==> flow/design.v <==
`timescale 1ns / 1ps
module signed_unsigned_converter #(parameter WIDTH = 16) (
    input wire [WIDTH-1:0] data_in,   
    input wire is_signed,             
    output reg [WIDTH-1:0] data_out   
);
    reg signed [WIDTH-1:0] signed_data;    
    reg [WIDTH-1:0] unsigned_data;         
    always @(*) begin
        if (is_signed) begin
            signed_data = data_in;   
            unsigned_data = signed_data + (1 << (WIDTH-1));   
            data_out = unsigned_data;
        end else begin
            unsigned_data = data_in;   
            signed_data = unsigned_data - (1 << (WIDTH-1));   
            data_out = signed_data;
        end
    end
endmodule
module clk_divider #(
	parameter FRE_DIV = 2499				 
)(
    input clk,
    input rst_n,               
    output reg sample_en       
);
    localparam W = $clog2(FRE_DIV + 1);
    localparam [W-1:0] LAST = FRE_DIV;
    reg [W-1:0] clk_div;
    always @(posedge clk or negedge rst_n) begin
        if (!rst_n) begin
            clk_div <= {W{1'b0}};
            sample_en <= 1'b0;
        end else begin
            if (clk_div == LAST) begin
                clk_div <= {W{1'b0}};
                sample_en <= 1'b1;
            end else begin
                clk_div <= clk_div + 1'b1;
                sample_en <= 1'b0;
            end
        end
    end
endmodule
module wave_cal #(
    parameter N = 8,                        
    parameter SAMPLE_POINTS = 64,           
    parameter LOG_2_SAMPLE_POINTS = 6,      
    parameter JUDGE_THRESHOLD = 700,        
    parameter FRE_DIV = 1249                
)(
    input wire clk,
    input wire rst_n,
    input wire [N-1:0] data_in_unsigned,
    output reg signed[N-1:0] signal_dc_removed,   
    output reg unsigned[N-1:0] vpp,               
    output reg unsigned[N-1:0] dc_offset,         
    output reg [N-1:0] papr,                      
    output reg is_sine_wave                       
);
    localparam L = LOG_2_SAMPLE_POINTS;
    localparam SW = 2*N - 2 + L;
    localparam [L-1:0] LAST = SAMPLE_POINTS - 1;
    localparam [2*N-3:0] THR = JUDGE_THRESHOLD;
    reg [L-1:0] sample_count_dc;
    reg unsigned[N-1:0] max_value;
    reg unsigned[N-1:0] min_value;
    wire [N:0] max_plus_min = {1'b0, max_value} + {1'b0, min_value};
    wire sample_clk;
    reg [SW-1:0] sum_squares;
    reg [L-1:0] sample_count_id;
    clk_divider #(.FRE_DIV (FRE_DIV)) clk_divider_inst(
        .clk(clk),
        .rst_n(rst_n),
        .sample_en(sample_clk)
    );
    always @(posedge clk or negedge rst_n) begin
        if (!rst_n) begin
            sample_count_dc <= {L{1'b0}};
            max_value <= {N{1'b0}};
            min_value <= {N{1'b1}};
            vpp <= {N{1'b0}};
            dc_offset <= {N{1'b0}};
        end else if (sample_clk) begin
            if (data_in_unsigned > max_value)
                max_value <= data_in_unsigned;
            if (data_in_unsigned < min_value)
                min_value <= data_in_unsigned;
            if (sample_count_dc == LAST) begin
                vpp <= max_value - min_value;
                dc_offset <= max_plus_min[N:1];    
                max_value <= {N{1'b0}};
                min_value <= {N{1'b1}};
                sample_count_dc <= {L{1'b0}};
            end else begin
                sample_count_dc <= sample_count_dc + 1'b1;
            end
        end
    end
    always @(posedge clk or negedge rst_n) begin
        if (!rst_n) begin
            signal_dc_removed <= {N{1'b0}};
        end else if (|dc_offset) begin
            signal_dc_removed <= data_in_unsigned - dc_offset;
        end
    end
    wire signed [2*N-1:0] dc_sq_full = signal_dc_removed * signal_dc_removed;
    wire [2*N-2:0] dc_sq = dc_sq_full[2*N-2:0];
    wire [2*N-1:0] vpp_squared = vpp * vpp;                      
    wire [2*N-4:0] vpp_squared_scaled = vpp_squared[2*N-1:3];    
    wire [SW-L-1:0] valid = sum_squares[SW-1:L];                  
    wire [SW-L-1:0] err_vpp_valid = (valid > vpp_squared_scaled) ?
                                    valid - vpp_squared_scaled :
                                    vpp_squared_scaled - valid;
    wire [2*N-1:0] papr_q = vpp_squared / valid;
    always @(posedge clk or negedge rst_n) begin
        if (!rst_n) begin
            sum_squares <= {SW{1'b0}};
            sample_count_id <= {L{1'b0}};
            is_sine_wave <= 1'b0;
            papr <= {N{1'b0}};
        end else if (sample_clk) begin
            sum_squares <= sum_squares + dc_sq;
            if (sample_count_id == LAST) begin
                if (|valid) papr <= papr_q[N-1:0];
                else papr <= {N{1'b0}};
                is_sine_wave <= (err_vpp_valid < THR);
                sum_squares <= {SW{1'b0}};
                sample_count_id <= {L{1'b0}};
            end else
                sample_count_id <= sample_count_id + 1'b1;
        end
    end
endmodule
module wave_rectifier #( parameter N = 8)(
    input clk,
    input rst_n,
    input signed[N-1:0] signal_dc_removed,
    output reg signal_rectified  	 
);
    always @(posedge clk or negedge rst_n) begin
        if (!rst_n) begin
            signal_rectified <= 1'b0;
        end else begin
			signal_rectified <= ~signal_dc_removed[N-1] & (|signal_dc_removed[N-2:0]);
        end
    end
endmodule
module frequency_counter  #(
	parameter MEASURE_CLK_CNT = 200,		 
	parameter MEASURE_CLK = 20000            
)(
    input clk,
    input sample_en,
    input rst_n,
    input signal_in,          	 
    output [15:0] freq_out 	     
);
    localparam CW = $clog2(MEASURE_CLK_CNT + 1);           
    localparam EW = $clog2(MEASURE_CLK_CNT / 2 + 1);       
    localparam MW = $clog2(MEASURE_CLK + 1);
    localparam PW = $clog2((MEASURE_CLK_CNT / 2) * MEASURE_CLK + 1);
    localparam QW = $clog2(MEASURE_CLK / 2 + 1);
    localparam [CW-1:0] CNT_LAST = MEASURE_CLK_CNT;
    localparam [MW-1:0] MCLK = MEASURE_CLK;
    reg signal_prev;           
    reg [CW-1:0] count_clk;    
    reg [EW-1:0] count_signal; 
    reg [CW-1:0] N1;           
    reg [EW-1:0] N2;           
    reg [QW-1:0] freq_q;
    assign freq_out = freq_q;
    always @(posedge clk or negedge rst_n) begin
        if (!rst_n) begin
            signal_prev <= 1'b0;
        end else if (sample_en) begin
            signal_prev <= signal_in;
        end
    end
    always @(posedge clk or negedge rst_n) begin
        if (!rst_n) begin
            count_clk <= {CW{1'b0}};
            count_signal <= {EW{1'b0}};
            N1 <= {CW{1'b0}};
            N2 <= {EW{1'b0}};
        end else if (sample_en) begin
            count_clk <= count_clk + 1'b1;
            if (signal_in && !signal_prev) begin
                count_signal <= count_signal + 1'b1;
            end
            if (count_clk == CNT_LAST) begin
                N1 <= count_clk;
                N2 <= count_signal;
                count_clk <= {CW{1'b0}};
                count_signal <= {EW{1'b0}};
            end
        end
    end
    wire [PW-1:0] num = N2 * MCLK;
    wire [PW-1:0] quo = num / N1;
    always @(posedge clk or negedge rst_n) begin
        if (!rst_n) begin
            freq_q <= {QW{1'b0}};
        end else if (sample_en && (|N1)) begin
            freq_q <= quo[QW-1:0];
        end
    end
endmodule
module ma_measure #(
	parameter N=8
)(
    input        clk,
    input        sample_en,
    input        rst_n,
	input        ma_measure_enable,
    input  		[N-1:0] vpp,       
    output  	[7:0] ma           
);
    reg [N+13:0] vpp_mult;    
    reg [N+13:0] sum;
    reg [N:0]    ma_temp;
    reg [6:0]    ma_r;
    assign ma = {1'b0, ma_r};
    wire [N+13:0] v = vpp;
    wire [N+17:0] sum22 = sum * 5'd22;
    always @(posedge clk or negedge rst_n) begin
        if (!rst_n) begin
            vpp_mult <= {(N+14){1'b0}};
            sum      <= {(N+14){1'b0}};
            ma_temp  <= {(N+1){1'b0}};
            ma_r     <= 7'd0;
        end else if (sample_en && ma_measure_enable)begin
            vpp_mult <= (v << 13) + (v << 10) + (v << 9) + (v << 8) + (v << 4);
            sum <= vpp_mult + 13'd7143;
            ma_temp <= sum22[N+17:17];
            if (ma_temp < 7'd30)
                ma_r <= 7'd30;
            else if (ma_temp > 7'd100)
                ma_r <= 7'd100;
            else
                ma_r <= ma_temp[6:0];
        end else if (sample_en) ma_r <= 7'd0;
    end
endmodule
module mf_measure#(
	parameter N=16,
	parameter FW=16
)(
    input        clk,
    input        sample_en,
    input        rst_n,
	input        mf_measure_enable,
	input       [FW-1:0] fm_freq,   
    input  		[N-1:0] vpp,        
    output 	    [7:0] mf            
);
    reg [N+9:0] vpp_mult;    
    reg [N+9:0] mf_temp;
    reg [5:0]   mf_r;
    assign mf = {2'b00, mf_r};
    wire [N+9:0] v = vpp;
    wire [N+9:0] quo = vpp_mult / fm_freq;
    always @(posedge clk or negedge rst_n) begin
        if (!rst_n) begin
            vpp_mult <= {(N+10){1'b0}};
            mf_temp  <= {(N+10){1'b0}};
            mf_r     <= 6'd0;
        end else if (sample_en && mf_measure_enable)begin
			vpp_mult <= (v << 10) - (v << 4) - (v << 3);
            mf_temp <= (|fm_freq) ? quo : {(N+10){1'b0}};
            if (mf_temp < 6'd10)
                mf_r <= 6'd10;
            else if (mf_temp > 6'd50)
                mf_r <= 6'd50;
            else
                mf_r <= mf_temp[5:0];
        end
    end
endmodule
module measure #(
	parameter N=8,
	parameter WAVE_DIV=249
	)(
	input clk,
	input sample_en,
	input rst_n,
	input [N-1:0] signal_in_unsigned,
	input ma_measure_enable,
	input mf_measure_enable,
    output is_sine_wave,      		 
	output [15:0] freq_out,
	output [N-1:0]papr,				 
	output unsigned[N-1:0] vpp,
	output unsigned[N-1:0] dc_offset,
	output [7:0] ma,
	output [7:0] mf
);
    wire signed[N-1:0] signal_dc_removed;   	 
 	wire signal_rectified;
	wave_cal #(
		.N(N),
		.SAMPLE_POINTS(512),
		.LOG_2_SAMPLE_POINTS(9),
		.JUDGE_THRESHOLD(700),
		.FRE_DIV(WAVE_DIV)
	)wave_cal_inst(
		.clk(clk),
	    .rst_n(rst_n),
	    .data_in_unsigned(signal_in_unsigned),
	    .signal_dc_removed(signal_dc_removed),
	    .vpp(vpp),
		.dc_offset(dc_offset),
		.papr(papr),
	    .is_sine_wave(is_sine_wave)
	);
 	wave_rectifier #(.N(N)) wave_rectifier_inst(
		.clk(clk),
		.rst_n(rst_n),
		.signal_dc_removed(signal_dc_removed),
		.signal_rectified(signal_rectified)
	);
	frequency_counter #(
		.MEASURE_CLK_CNT(400),
		.MEASURE_CLK(20000)
	)frequency_counter_inst(
		.clk(clk),
		.sample_en(sample_en),
		.rst_n(rst_n),
		.signal_in(signal_rectified),
		.freq_out(freq_out)
	);
	ma_measure #(
		.N(N)
	)ma_measure_inst(
		.clk(clk),
		.sample_en(sample_en),
		.rst_n(rst_n),
		.ma_measure_enable(is_sine_wave & ma_measure_enable),
		.vpp(vpp),
		.ma(ma)
	);
	mf_measure #(
		.N(N),
		.FW(14)
	)mf_measure_inst(
		.clk(clk),
		.sample_en(sample_en),
		.rst_n(rst_n),
		.mf_measure_enable(mf_measure_enable),
		.fm_freq(freq_out[13:0]),
		.vpp(vpp),
		.mf(mf)
	);
endmodule
module data_sele(
    input sys_clk,
    input sys_rst_n,
    input [7:0]askdemod_vpp,
    input [9:0]fskdemod_vpp,
    input [7:0]pskdemod_vpp,
    input [7:0]askdemod_dc_offset,
    input [7:0]ask_papr,
    input [9:0]fsk_papr,
    input [7:0]psk_papr,
    input ask_is_sine_wave,
	input fsk_is_sine_wave,
	input [7:0] askdemod_data,
	input [9:0] fskdemod_data,
	input [7:0] pskdemod_data,
	input [39:0] fir_data_out,
	input [15:0] ask_freq_out,
	input [15:0] fsk_freq_out,
	input [15:0] psk_freq_out,
	input [7:0] ma,
    output reg[7:0] demod_data,
    output [7:0] uart_mod_type,
    output [15:0] uart_demod_fre
);
    reg [2:0]  mod_type;
    reg [13:0] demod_fre;
    assign uart_mod_type = {5'd0, mod_type};
    assign uart_demod_fre = {2'd0, demod_fre};
    always @(posedge sys_clk or negedge sys_rst_n) begin
        if(!sys_rst_n)begin
            demod_data <= 8'd0;
            mod_type <= 3'd0;
            demod_fre <= 14'd0;
        end
        else begin
            if(askdemod_dc_offset < 8'd60) begin
                if(ask_papr > 8'd5)begin
                    if(ma >= 8'd30 && ma <= 8'd35)
                        demod_data <= {askdemod_data[6:0], 1'b0};
                    else demod_data <= askdemod_data;
                    demod_fre <= ask_freq_out[13:0];
                    mod_type <= 3'd1;                    
                end
                else begin
                    demod_data <= askdemod_data;
                    demod_fre <= ask_freq_out[13:0];
                    mod_type <= 3'd2;                    
                end
            end
            else if(fsk_papr >= 10'd20)begin
                demod_data <= pskdemod_data;
                mod_type <= 3'd5;                        
                demod_fre <= psk_freq_out[13:0];
            end
            else if(fsk_papr >= 10'd5)begin
                demod_fre <= fsk_freq_out[13:0];
                mod_type <= 3'd3;                        
                if(fsk_freq_out <= 16'd1500)begin
                    demod_data <= {~fskdemod_data[7], fskdemod_data[4:0], 2'b00};
                end
                else if(fsk_freq_out <= 16'd2500)begin
                    demod_data <= {~fskdemod_data[7], fskdemod_data[5:0], 1'b0};
                end
                else demod_data <= {~fskdemod_data[7], fskdemod_data[6:0]};
            end
            else if(|fsk_papr)begin
                demod_data <= fskdemod_data[9:2];
                demod_fre <= fsk_freq_out[13:0];
                mod_type <= 3'd4;                        
            end
            else begin
                mod_type <= 3'd6;                        
            end
        end
    end
endmodule
module measure_sys(
	input            sys_clk,
	input            sys_rst_n,
	input      [7:0] askdemod_data,    
	input      [9:0] fsk_demod,        
	input      [7:0] pskdemod_data,    
	output     [7:0] demod_data,
	output     [7:0] uart_mod_type,
	output    [15:0] uart_demod_fre,
	output     [7:0] uart_mod_depth,
	output reg [7:0] uart_delta_freq
);
	localparam SAMPLE_DIV = 249;   
	localparam WAVE_DIV   = 24;    
	wire [8:0] fskdemod_data_9;
	wire [9:0] fskdemod_data_10;
	wire [7:0] ma;
	wire [7:0] mf;
	wire ask_is_sine_wave;
	wire fsk_is_sine_wave;
	wire [7:0] askdemod_vpp;
	wire [9:0] fskdemod_vpp;
	wire [7:0] pskdemod_vpp;
	wire [7:0] askdemod_dc_offset;
	wire [7:0] ask_papr;
	wire [9:0] fsk_papr;
	wire [7:0] psk_papr;
	wire [15:0] ask_freq_out;
	wire [15:0] fsk_freq_out;
	wire [15:0] psk_freq_out;
	signed_unsigned_converter #(9) signed_unsigned_converter_fsk2(
		.data_in(fsk_demod[8:0]),
		.is_signed(1'b1),
		.data_out(fskdemod_data_9)
	);
	signed_unsigned_converter #(10) signed_unsigned_converter_fsk3(
		.data_in(fsk_demod),
		.is_signed(1'b1),
		.data_out(fskdemod_data_10)
	);
	wire sample_en;
	clk_divider #(.FRE_DIV(SAMPLE_DIV)) clk_divider_inst(
		.clk(sys_clk),
		.rst_n(sys_rst_n),
		.sample_en(sample_en)
	);
	measure #(.N(8), .WAVE_DIV(WAVE_DIV)) measure_ask(
		.clk(sys_clk),
		.sample_en(sample_en),
		.rst_n(sys_rst_n),
		.signal_in_unsigned(askdemod_data),
		.ma_measure_enable(1'b1),
		.mf_measure_enable(1'b0),
		.is_sine_wave(ask_is_sine_wave),
		.freq_out(ask_freq_out),
		.papr(ask_papr),
		.vpp(askdemod_vpp),
		.dc_offset(askdemod_dc_offset),
		.ma(ma),
		.mf()
	);
	measure #(.N(9), .WAVE_DIV(WAVE_DIV)) measure_fsk(
		.clk(sys_clk),
		.sample_en(sample_en),
		.rst_n(sys_rst_n),
		.signal_in_unsigned(fskdemod_data_9),
		.ma_measure_enable(1'b0),
		.mf_measure_enable(1'b1),
		.is_sine_wave(fsk_is_sine_wave),
		.freq_out(fsk_freq_out),
		.papr(fsk_papr[8:0]),
		.vpp(fskdemod_vpp[8:0]),
		.dc_offset(),
		.ma(),
		.mf(mf)
	);
	assign fsk_papr[9] = 1'b0;
	assign fskdemod_vpp[9] = 1'b0;
	measure #(.N(8), .WAVE_DIV(WAVE_DIV)) measure_psk(
		.clk(sys_clk),
		.sample_en(sample_en),
		.rst_n(sys_rst_n),
		.signal_in_unsigned(pskdemod_data),
		.ma_measure_enable(1'b0),
		.mf_measure_enable(1'b0),
		.is_sine_wave(),
		.freq_out(psk_freq_out),
		.papr(psk_papr),
		.vpp(pskdemod_vpp),
		.dc_offset(),
		.ma(),
		.mf()
	);
	data_sele data_sele_inst(
		.sys_clk(sys_clk),
		.sys_rst_n(sys_rst_n),
		.askdemod_vpp(askdemod_vpp),
		.fskdemod_vpp(fskdemod_vpp),
		.pskdemod_vpp(pskdemod_vpp),
		.ask_papr(ask_papr),
		.fsk_papr(fsk_papr),
		.psk_papr(psk_papr),
		.askdemod_dc_offset(askdemod_dc_offset),
		.ask_is_sine_wave(ask_is_sine_wave),
		.fsk_is_sine_wave(fsk_is_sine_wave),
		.askdemod_data(askdemod_data),
		.fskdemod_data(fskdemod_data_10),
		.pskdemod_data(pskdemod_data),
		.fir_data_out(40'd0),
		.ma(ma),
		.ask_freq_out(ask_freq_out),
		.fsk_freq_out(fsk_freq_out),
		.psk_freq_out(psk_freq_out),
		.demod_data(demod_data),
		.uart_mod_type(uart_mod_type),
		.uart_demod_fre(uart_demod_fre)
	);
	reg [6:0] mod_depth;
	assign uart_mod_depth = {1'b0, mod_depth};
	wire [2:0] mod_type = uart_mod_type[2:0];
	always @(posedge sys_clk or negedge sys_rst_n) begin
		if (!sys_rst_n) begin
			mod_depth <= 7'd0;
			uart_delta_freq <= 8'd0;
		end
		else if (mod_type == 3'd1)
			mod_depth <= ma[6:0];
		else if (mod_type == 3'd3 || mod_type == 3'd4) begin
			mod_depth <= mf[6:0];
			if (mod_type == 3'd3)
				uart_delta_freq <= fskdemod_vpp[7:0];
		end
		else begin
			mod_depth <= 7'd0;
			uart_delta_freq <= 8'd0;
		end
	end
endmodule
* Reports on measure_sys
What the tools print for measure_sys, step after step.
Line numbers count from 1 in the design file above.
Library cell names are shortened.
A cell with - has no value.
- Top module :: measure_sys
- Clock port :: sys_clk
- Standard-cell library :: sky130hd
- Corner :: tt_025C_1v80

* After elaboration
Counts by Yosys on the flattened word-level netlist (proc, flatten, opt, wreduce; memories kept). Register bits leave out memories and registers merged into their read ports (data or address). Print and check cells are left out. Cells with the same type and inputs are merged into one.
- Input port bits :: 28
- Register bits after elaboration :: 549
- Equal/unequal tests :: 16
- Div/mod/pow operators :: 6
- $add $sub $neg :: 36
- Multipliers :: 8
- Muxes and demuxes :: 67
- Reductions and logical operators :: 54
- Magnitude comparators :: 20
- Bitwise operators :: 8
** Operator list (number)
- 22-bit by 9-bit divider with 22-bit output :: 3
- 8-bit by 10-bit multiplier with 17-bit output with constant B :: 3
- 18-bit by 16-bit divider with 18-bit output :: 1
- 19-bit by 14-bit divider with 19-bit output :: 1
- 16-bit by 14-bit divider with 16-bit output :: 1
- 8-bit 2-to-1 mux :: 24
- 9-bit by 9-bit multiplier with 18-bit output :: 1
- 9-bit by 9-bit multiplier with 17-bit output :: 1
- 8-bit by 8-bit multiplier with 16-bit output :: 1
- 8-bit by 8-bit multiplier with 15-bit output :: 1
- 9-bit 2-to-1 mux :: 13
- 22-bit by 4-bit multiplier with 25-bit output with constant B :: 1
- 9-bit by 1-bit adder with 9-bit output with constant B :: 8
- 9-bit == test with constant B :: 8
- 14-bit 2-to-1 mux :: 5
- 7-bit 2-to-1 mux :: 7
- 9-bit OR reduction :: 5
- 2-bit AND reduction :: 18
- 8-bit by 1-bit adder with 8-bit output with constant B :: 4
- 14-bit OR reduction :: 2
- 25-bit by 17-bit adder with 25-bit output :: 1
- 25-bit 2-to-1 mux :: 1
- 8-bit subtractor :: 3
- 8-bit OR reduction :: 3
- 23-bit by 15-bit adder with 23-bit output :: 1
- 23-bit 2-to-1 mux :: 1
- 21-bit by 18-bit adder with 22-bit output :: 1
- 22-bit by 12-bit adder with 22-bit output :: 1
Other operator kinds: 52; their cells: 95.

* Longest topological paths
Yosys ltp: most cells in a row. Word level: on the elaborated netlist, between registers, memories and ports. Mapped: between sequential cells and ports; inverters and the memories' decode and read muxes count.
- Depth after elaboration :: 6
- ABC_AREA :: 0
- Depth in mapped cells :: 281
- Mapped depth without buffers :: 269

* Synthesis result
The flow's flattened synthesis, as Yosys stat reports it; memories are mapped. The netlist is that of the ABC_AREA named above (0 if unset); the other value can give another one.
Totals and module areas in this step are rounded.
- Flip-flop cells :: 538
- Synthesis area :: 91500 um^2
- Mapped cells :: 11575
** Cells by type
- ha_1 :: number 1470, total area 1.84E+04 um^2
- dfrtp_1 :: number 513, total area 1.28E+04 um^2
- fa_1 :: number 240, total area 4.8E+03 um^2
- o21a_1 :: number 587, total area 4.41E+03 um^2
- nand2_1 :: number 1092, total area 4.1E+03 um^2
- o21ai_0 :: number 748, total area 3743.59 um^2
- a21oi_1 :: number 645, total area 3.23E+03 um^2
- xnor2_1 :: number 368, total area 3.22E+03 um^2
- nor2_1 :: number 826, total area 3.1E+03 um^2
- nor3_1 :: number 619, total area 3.1E+03 um^2
- inv_1 :: number 787, total area 2.95E+03 um^2
- o31ai_1 :: number 350, total area 2627.52 um^2
- mux2_2 :: number 171, total area 1.93E+03 um^2
- xor2_1 :: number 209, total area 1.83E+03 um^2
- a21o_1 :: number 230, total area 1.73E+03 um^2
- nand2b_1 :: number 194, total area 1.21E+03 um^2
- clkbuf_1 :: number 278, total area 1.04E+03 um^2
- nand3_1 :: number 204, total area 1.02E+03 um^2
Other cell types: 118; their cells: 2044.
By module: a second synthesis without flattening, with its own total; a netlist apart from the flattened one above.
- Cells (unflattened synthesis) :: 18784
- Area (unflattened synthesis) :: 147000 um^2
Each row is one instance without its submodules.
** By module
- frequency_counter :: cells 1838, area 13700 um^2, instances 3, sequential area 1230 um^2
- wave_cal :: cells 2088, area 16900 um^2, instances 2, sequential area 2260 um^2
- mf_measure :: cells 1482, area 11000 um^2, instances 2, sequential area 976 um^2
- wave_cal :: cells 2508, area 20200 um^2, instances 1, sequential area 2460 um^2
- mf_measure :: cells 1500, area 11300 um^2, instances 1, sequential area 1030 um^2
- ma_measure #(N=8) :: cells 545, area 4680 um^2, instances 2, sequential area 1330 um^2
- ma_measure #(N=9) :: cells 585, area 5030 um^2, instances 1, sequential area 1400 um^2
- data_sele :: cells 232, area 2000 um^2, instances 1, sequential area 626 um^2
- clk_divider #(FRE_DIV=24) :: cells 25, area 292 um^2, instances 3, sequential area 150 um^2
- measure_sys :: cells 64, area 756 um^2, instances 1, sequential area 375 um^2
- clk_divider #(FRE_DIV=249) :: cells 42, area 419 um^2, instances 1, sequential area 225 um^2
- wave_rectifier #(N=8) :: cells 4, area 47.5 um^2, instances 2, sequential area 25.0 um^2
- signed_unsigned_converter #(WIDTH=10) :: cells 10, area 71.3 um^2, instances 1, sequential area 0.0 um^2
- signed_unsigned_converter #(WIDTH=9) :: cells 9, area 63.8 um^2, instances 1, sequential area 0.0 um^2
Modules not listed: 3.

* Path before layout
OpenSTA on the mapped netlist: ideal clock, no wires. The path of least setup slack (recovery checks aside). Input and output delay are each 20% of the period. Register names are those of the netlist, which keeps one name where synthesis merged equal registers.
- Path kind :: flip-flop to flip-flop
- Start :: register measure_fsk.frequency_counter_inst.N2[2]
- End :: register measure_fsk.frequency_counter_inst.freq_q[0]
- Launch time at the first pin :: 0 ps
- Stages on the path :: 255
- Delay of the path :: 52687 ps
- Clock period :: 100000 ps
- Data arrival time :: 52563 ps
- Slack :: 47313 ps
- Library setup time :: 124 ps
- Synthesis period reached :: 52687 ps
"delay of the path" = arrival - input delay + setup time.
"stages on the path" counts driving pins, that of a launching flip-flop among them; a cell with two outputs on the path counts twice.
"synthesis period reached" is the clock period less the worst setup slack; recovery checks do not enter. This is arithmetic on one report: input and output delays are still those of the set period (20% each).
Between the ends stands the longest chain of elaborated cells between them, by number of cells; it is not shown to be the way that was timed. Of several equally long chains one is given.
A line is the first line of the expression or statement that the cell stems from. Yosys adds cells for indexed reads and writes and turns some case tables into memories.
- Cell sequence :: dfrtp_1 -> inv_1 -> ha_1 -> ha_1 -> inv_1 -> fa_1 -> fa_1 -> inv_1 -> fa_1 -> a211o_1 -> a2111oi_0 -> o21a_1 -> o21ai_0 -> xnor2_1 -> ha_1 -> nor2_1 -> nor4_4 -> o2111a_1 -> (+219 left out) -> o21ai_0 -> nand2b_1 -> a21oi_1 -> nand3_1 -> or4b_4 -> mux2_1 -> ha_1 -> a21o_1 -> a21oi_1 -> nor2b_1 -> o21ai_0 -> nand2_1 -> a21oi_1 -> a21oi_1 -> nor2_1 -> o311ai_0 -> o221a_1 -> a211o_1
- Cells in the longest elaborated chain :: 2
** RTL lines, path after synthesis
- start, declared :: line 171 : reg [EW-1:0] N2;
- start, assigned :: line 186 : N2 <= {EW{1'b0}};
- start, assigned :: line 194 : N2 <= count_signal;
- 8-bit by 10-bit multiplier with 17-bit output :: line 200 : wire [PW-1:0] num = N2 * MCLK;
- 22-bit by 9-bit divider with 22-bit output :: line 201 : wire [PW-1:0] quo = num / N1;
- end, assigned :: line 204 : freq_q <= {QW{1'b0}};
- end, assigned :: line 206 : freq_q <= quo[QW-1:0];
- end, declared :: line 172 : reg [QW-1:0] freq_q;

* Timing after layout
From the final timing report of run 1: the path of least setup slack in the routed layout; clock arrival at registers is part of the times.
The path's times are printed in steps of 10 ps; the period is the one set.
- Path kind :: flip-flop to flip-flop
- Start :: register measure_fsk.frequency_counter_inst.N2[3]
- End :: register measure_fsk.frequency_counter_inst.freq_q[0]
- Launch time at the first pin :: 680 ps
- Library setup time :: 120 ps
- Slack :: 29820 ps
- Stages on the path :: 238
- Data arrival time :: 61540 ps
- Clock period :: 90800 ps
Between the ends stands the longest chain of elaborated cells between them, by number of cells; it is not shown to be the way that was timed. Of several equally long chains one is given.
- Cell sequence :: dfrtp_1 -> inv_1 -> ha_1 -> ha_1 -> inv_1 -> fa_1 -> fa_1 -> inv_1 -> fa_1 -> a211o_1 -> a2111oi_0 -> o21a_1 -> o21ai_0 -> xnor2_1 -> ha_1 -> nor2_1 -> nor4_4 -> o2111a_1 -> (+202 left out) -> o21ai_0 -> nand2b_1 -> a21oi_1 -> nand3_1 -> or4b_4 -> mux2_1 -> ha_1 -> a21o_1 -> a21oi_1 -> nor2b_1 -> o21ai_0 -> nand2_1 -> a21oi_1 -> a21oi_1 -> nor2_1 -> o311ai_0 -> o221a_1 -> a211o_1
- Cells in the longest elaborated chain :: 2
** RTL lines, path after layout
- start, declared :: line 171 : reg [EW-1:0] N2;
- start, assigned :: line 186 : N2 <= {EW{1'b0}};
- start, assigned :: line 194 : N2 <= count_signal;
- 8-bit by 10-bit multiplier with 17-bit output :: line 200 : wire [PW-1:0] num = N2 * MCLK;
- 22-bit by 9-bit divider with 22-bit output :: line 201 : wire [PW-1:0] quo = num / N1;
- end, assigned :: line 204 : freq_q <= {QW{1'b0}};
- end, assigned :: line 206 : freq_q <= quo[QW-1:0];
- end, declared :: line 172 : reg [QW-1:0] freq_q;

==> runs of measure_sys <==
Record of 5 stored runs of the RTL-to-layout flow on measure_sys, platform sky130hd. The runs are unordered. Constraints: input delay and output delay 20% of the set period each, output load 0.01 pF.
"achieved clock period": clock period set for the run, less the worst setup slack. It is reckoned from that one timing run; input and output delays stay at 20% of the period that was set.
"time on the worst setup path" = time allowed to the worst setup path (clock period - input delay - output delay, where it has them) - its slack; a late launch clock adds to it, a late capture clock takes from it.
By "total power of the final layout" is meant OpenSTA's value without simulated activity: inputs other than the clock are taken to toggle once in ten clock periods, and the tool carries that through the logic.
"time on the worst setup path" is known to 10 ps.
Results are given in rounded form.

** Run 1
- Settings :: period_ns=90.8; CAP_MARGIN=20; CORE_MARGIN=2; CORE_UTILIZATION=40; SLEW_MARGIN=20
- Cell area after synthesis :: 91500 um^2
- Lowest hold slack :: 470 ps
- Final setup TNS :: 0 ps
- Final utilization :: 0.432
- Time on the worst setup path :: 60980 ps
- Kind of the worst setup path :: flip-flop to flip-flop
- Area of the standard cells in the finished layout :: 98100 um^2
- Smallest setup slack :: 29800 ps
- Full die area :: 233000 um^2
- Total power of the final layout :: 0.000586 W
- Achieved clock period :: 60982 ps

** Run 2
- Settings :: CAP_MARGIN=0; CELL_PAD_IN_SITES_GLOBAL_PLACEMENT=2; CORE_ASPECT_RATIO=0.98; CORE_MARGIN=9; CORE_UTILIZATION=33; GPL_ROUTABILITY_DRIVEN=1; MAX_ROUTING_LAYER=met5; MIN_ROUTING_LAYER=met1; PLACE_DENSITY_LB_ADDON=0.09; SETUP_SLACK_MARGIN=5.0; period_ns=64.9; SLEW_MARGIN=20
- Final setup TNS :: 0 ps
- Area of the standard cells in the finished layout :: 100000 um^2
- Final utilization :: 0.365
- Time on the worst setup path :: 55460 ps
- Kind of the worst setup path :: flip-flop to flip-flop
- Total power of the final layout :: 0.000858 W
- Achieved clock period :: 55462 ps
- Cell area after synthesis :: 91500 um^2
- Lowest hold slack :: 441 ps
- Full die area :: 296000 um^2
- Smallest setup slack :: 9440 ps

** Run 3
- Settings :: ABC_AREA=1; CAP_MARGIN=25; CELL_PAD_IN_SITES_DETAIL_PLACEMENT=1; CELL_PAD_IN_SITES_GLOBAL_PLACEMENT=1; CORE_ASPECT_RATIO=0.93; CORE_MARGIN=5; CORE_UTILIZATION=16; CTS_CLUSTER_SIZE=75; GPL_ROUTABILITY_DRIVEN=0; MAX_ROUTING_LAYER=met4; PLACE_DENSITY_LB_ADDON=0.27; SLEW_MARGIN=10; TNS_END_PERCENT=5; period_ns=100.0
- Area of the standard cells in the finished layout :: 106000 um^2
- Smallest setup slack :: 47000 ps
- Cell area after synthesis :: 92800 um^2
- Lowest hold slack :: 455 ps
- Final utilization :: 0.183
- Total power of the final layout :: 0.000617 W
- Final setup TNS :: 0 ps
- Time on the worst setup path :: 52980 ps
- Kind of the worst setup path :: flip-flop to flip-flop
- Achieved clock period :: 52982 ps
- Full die area :: 596000 um^2

** Run 4
- Settings :: CORE_UTILIZATION=32; period_ns=62.4; CAP_MARGIN=20; CORE_MARGIN=2; SLEW_MARGIN=20
- Total power of the final layout :: 0.000889 W
- Time on the worst setup path :: 57910 ps
- Kind of the worst setup path :: flip-flop to flip-flop
- Final setup TNS :: 0 ps
- Achieved clock period :: 57909 ps
- Lowest hold slack :: 436 ps
- Full die area :: 290000 um^2
- Final utilization :: 0.35
- Smallest setup slack :: 4490 ps
- Area of the standard cells in the finished layout :: 99500 um^2
- Cell area after synthesis :: 91500 um^2

** Run 5
- Settings :: ABC_AREA=1; CELL_PAD_IN_SITES_DETAIL_PLACEMENT=0; CELL_PAD_IN_SITES_GLOBAL_PLACEMENT=3; CORE_MARGIN=2; CORE_UTILIZATION=44; CTS_CLUSTER_DIAMETER=373; CTS_CLUSTER_SIZE=77; PLACE_DENSITY_LB_ADDON=0.16; SETUP_SLACK_MARGIN=5.0; period_ns=65.6; CAP_MARGIN=20; SLEW_MARGIN=20
- Outcome :: did not finish, placement stopped with FLW-0024
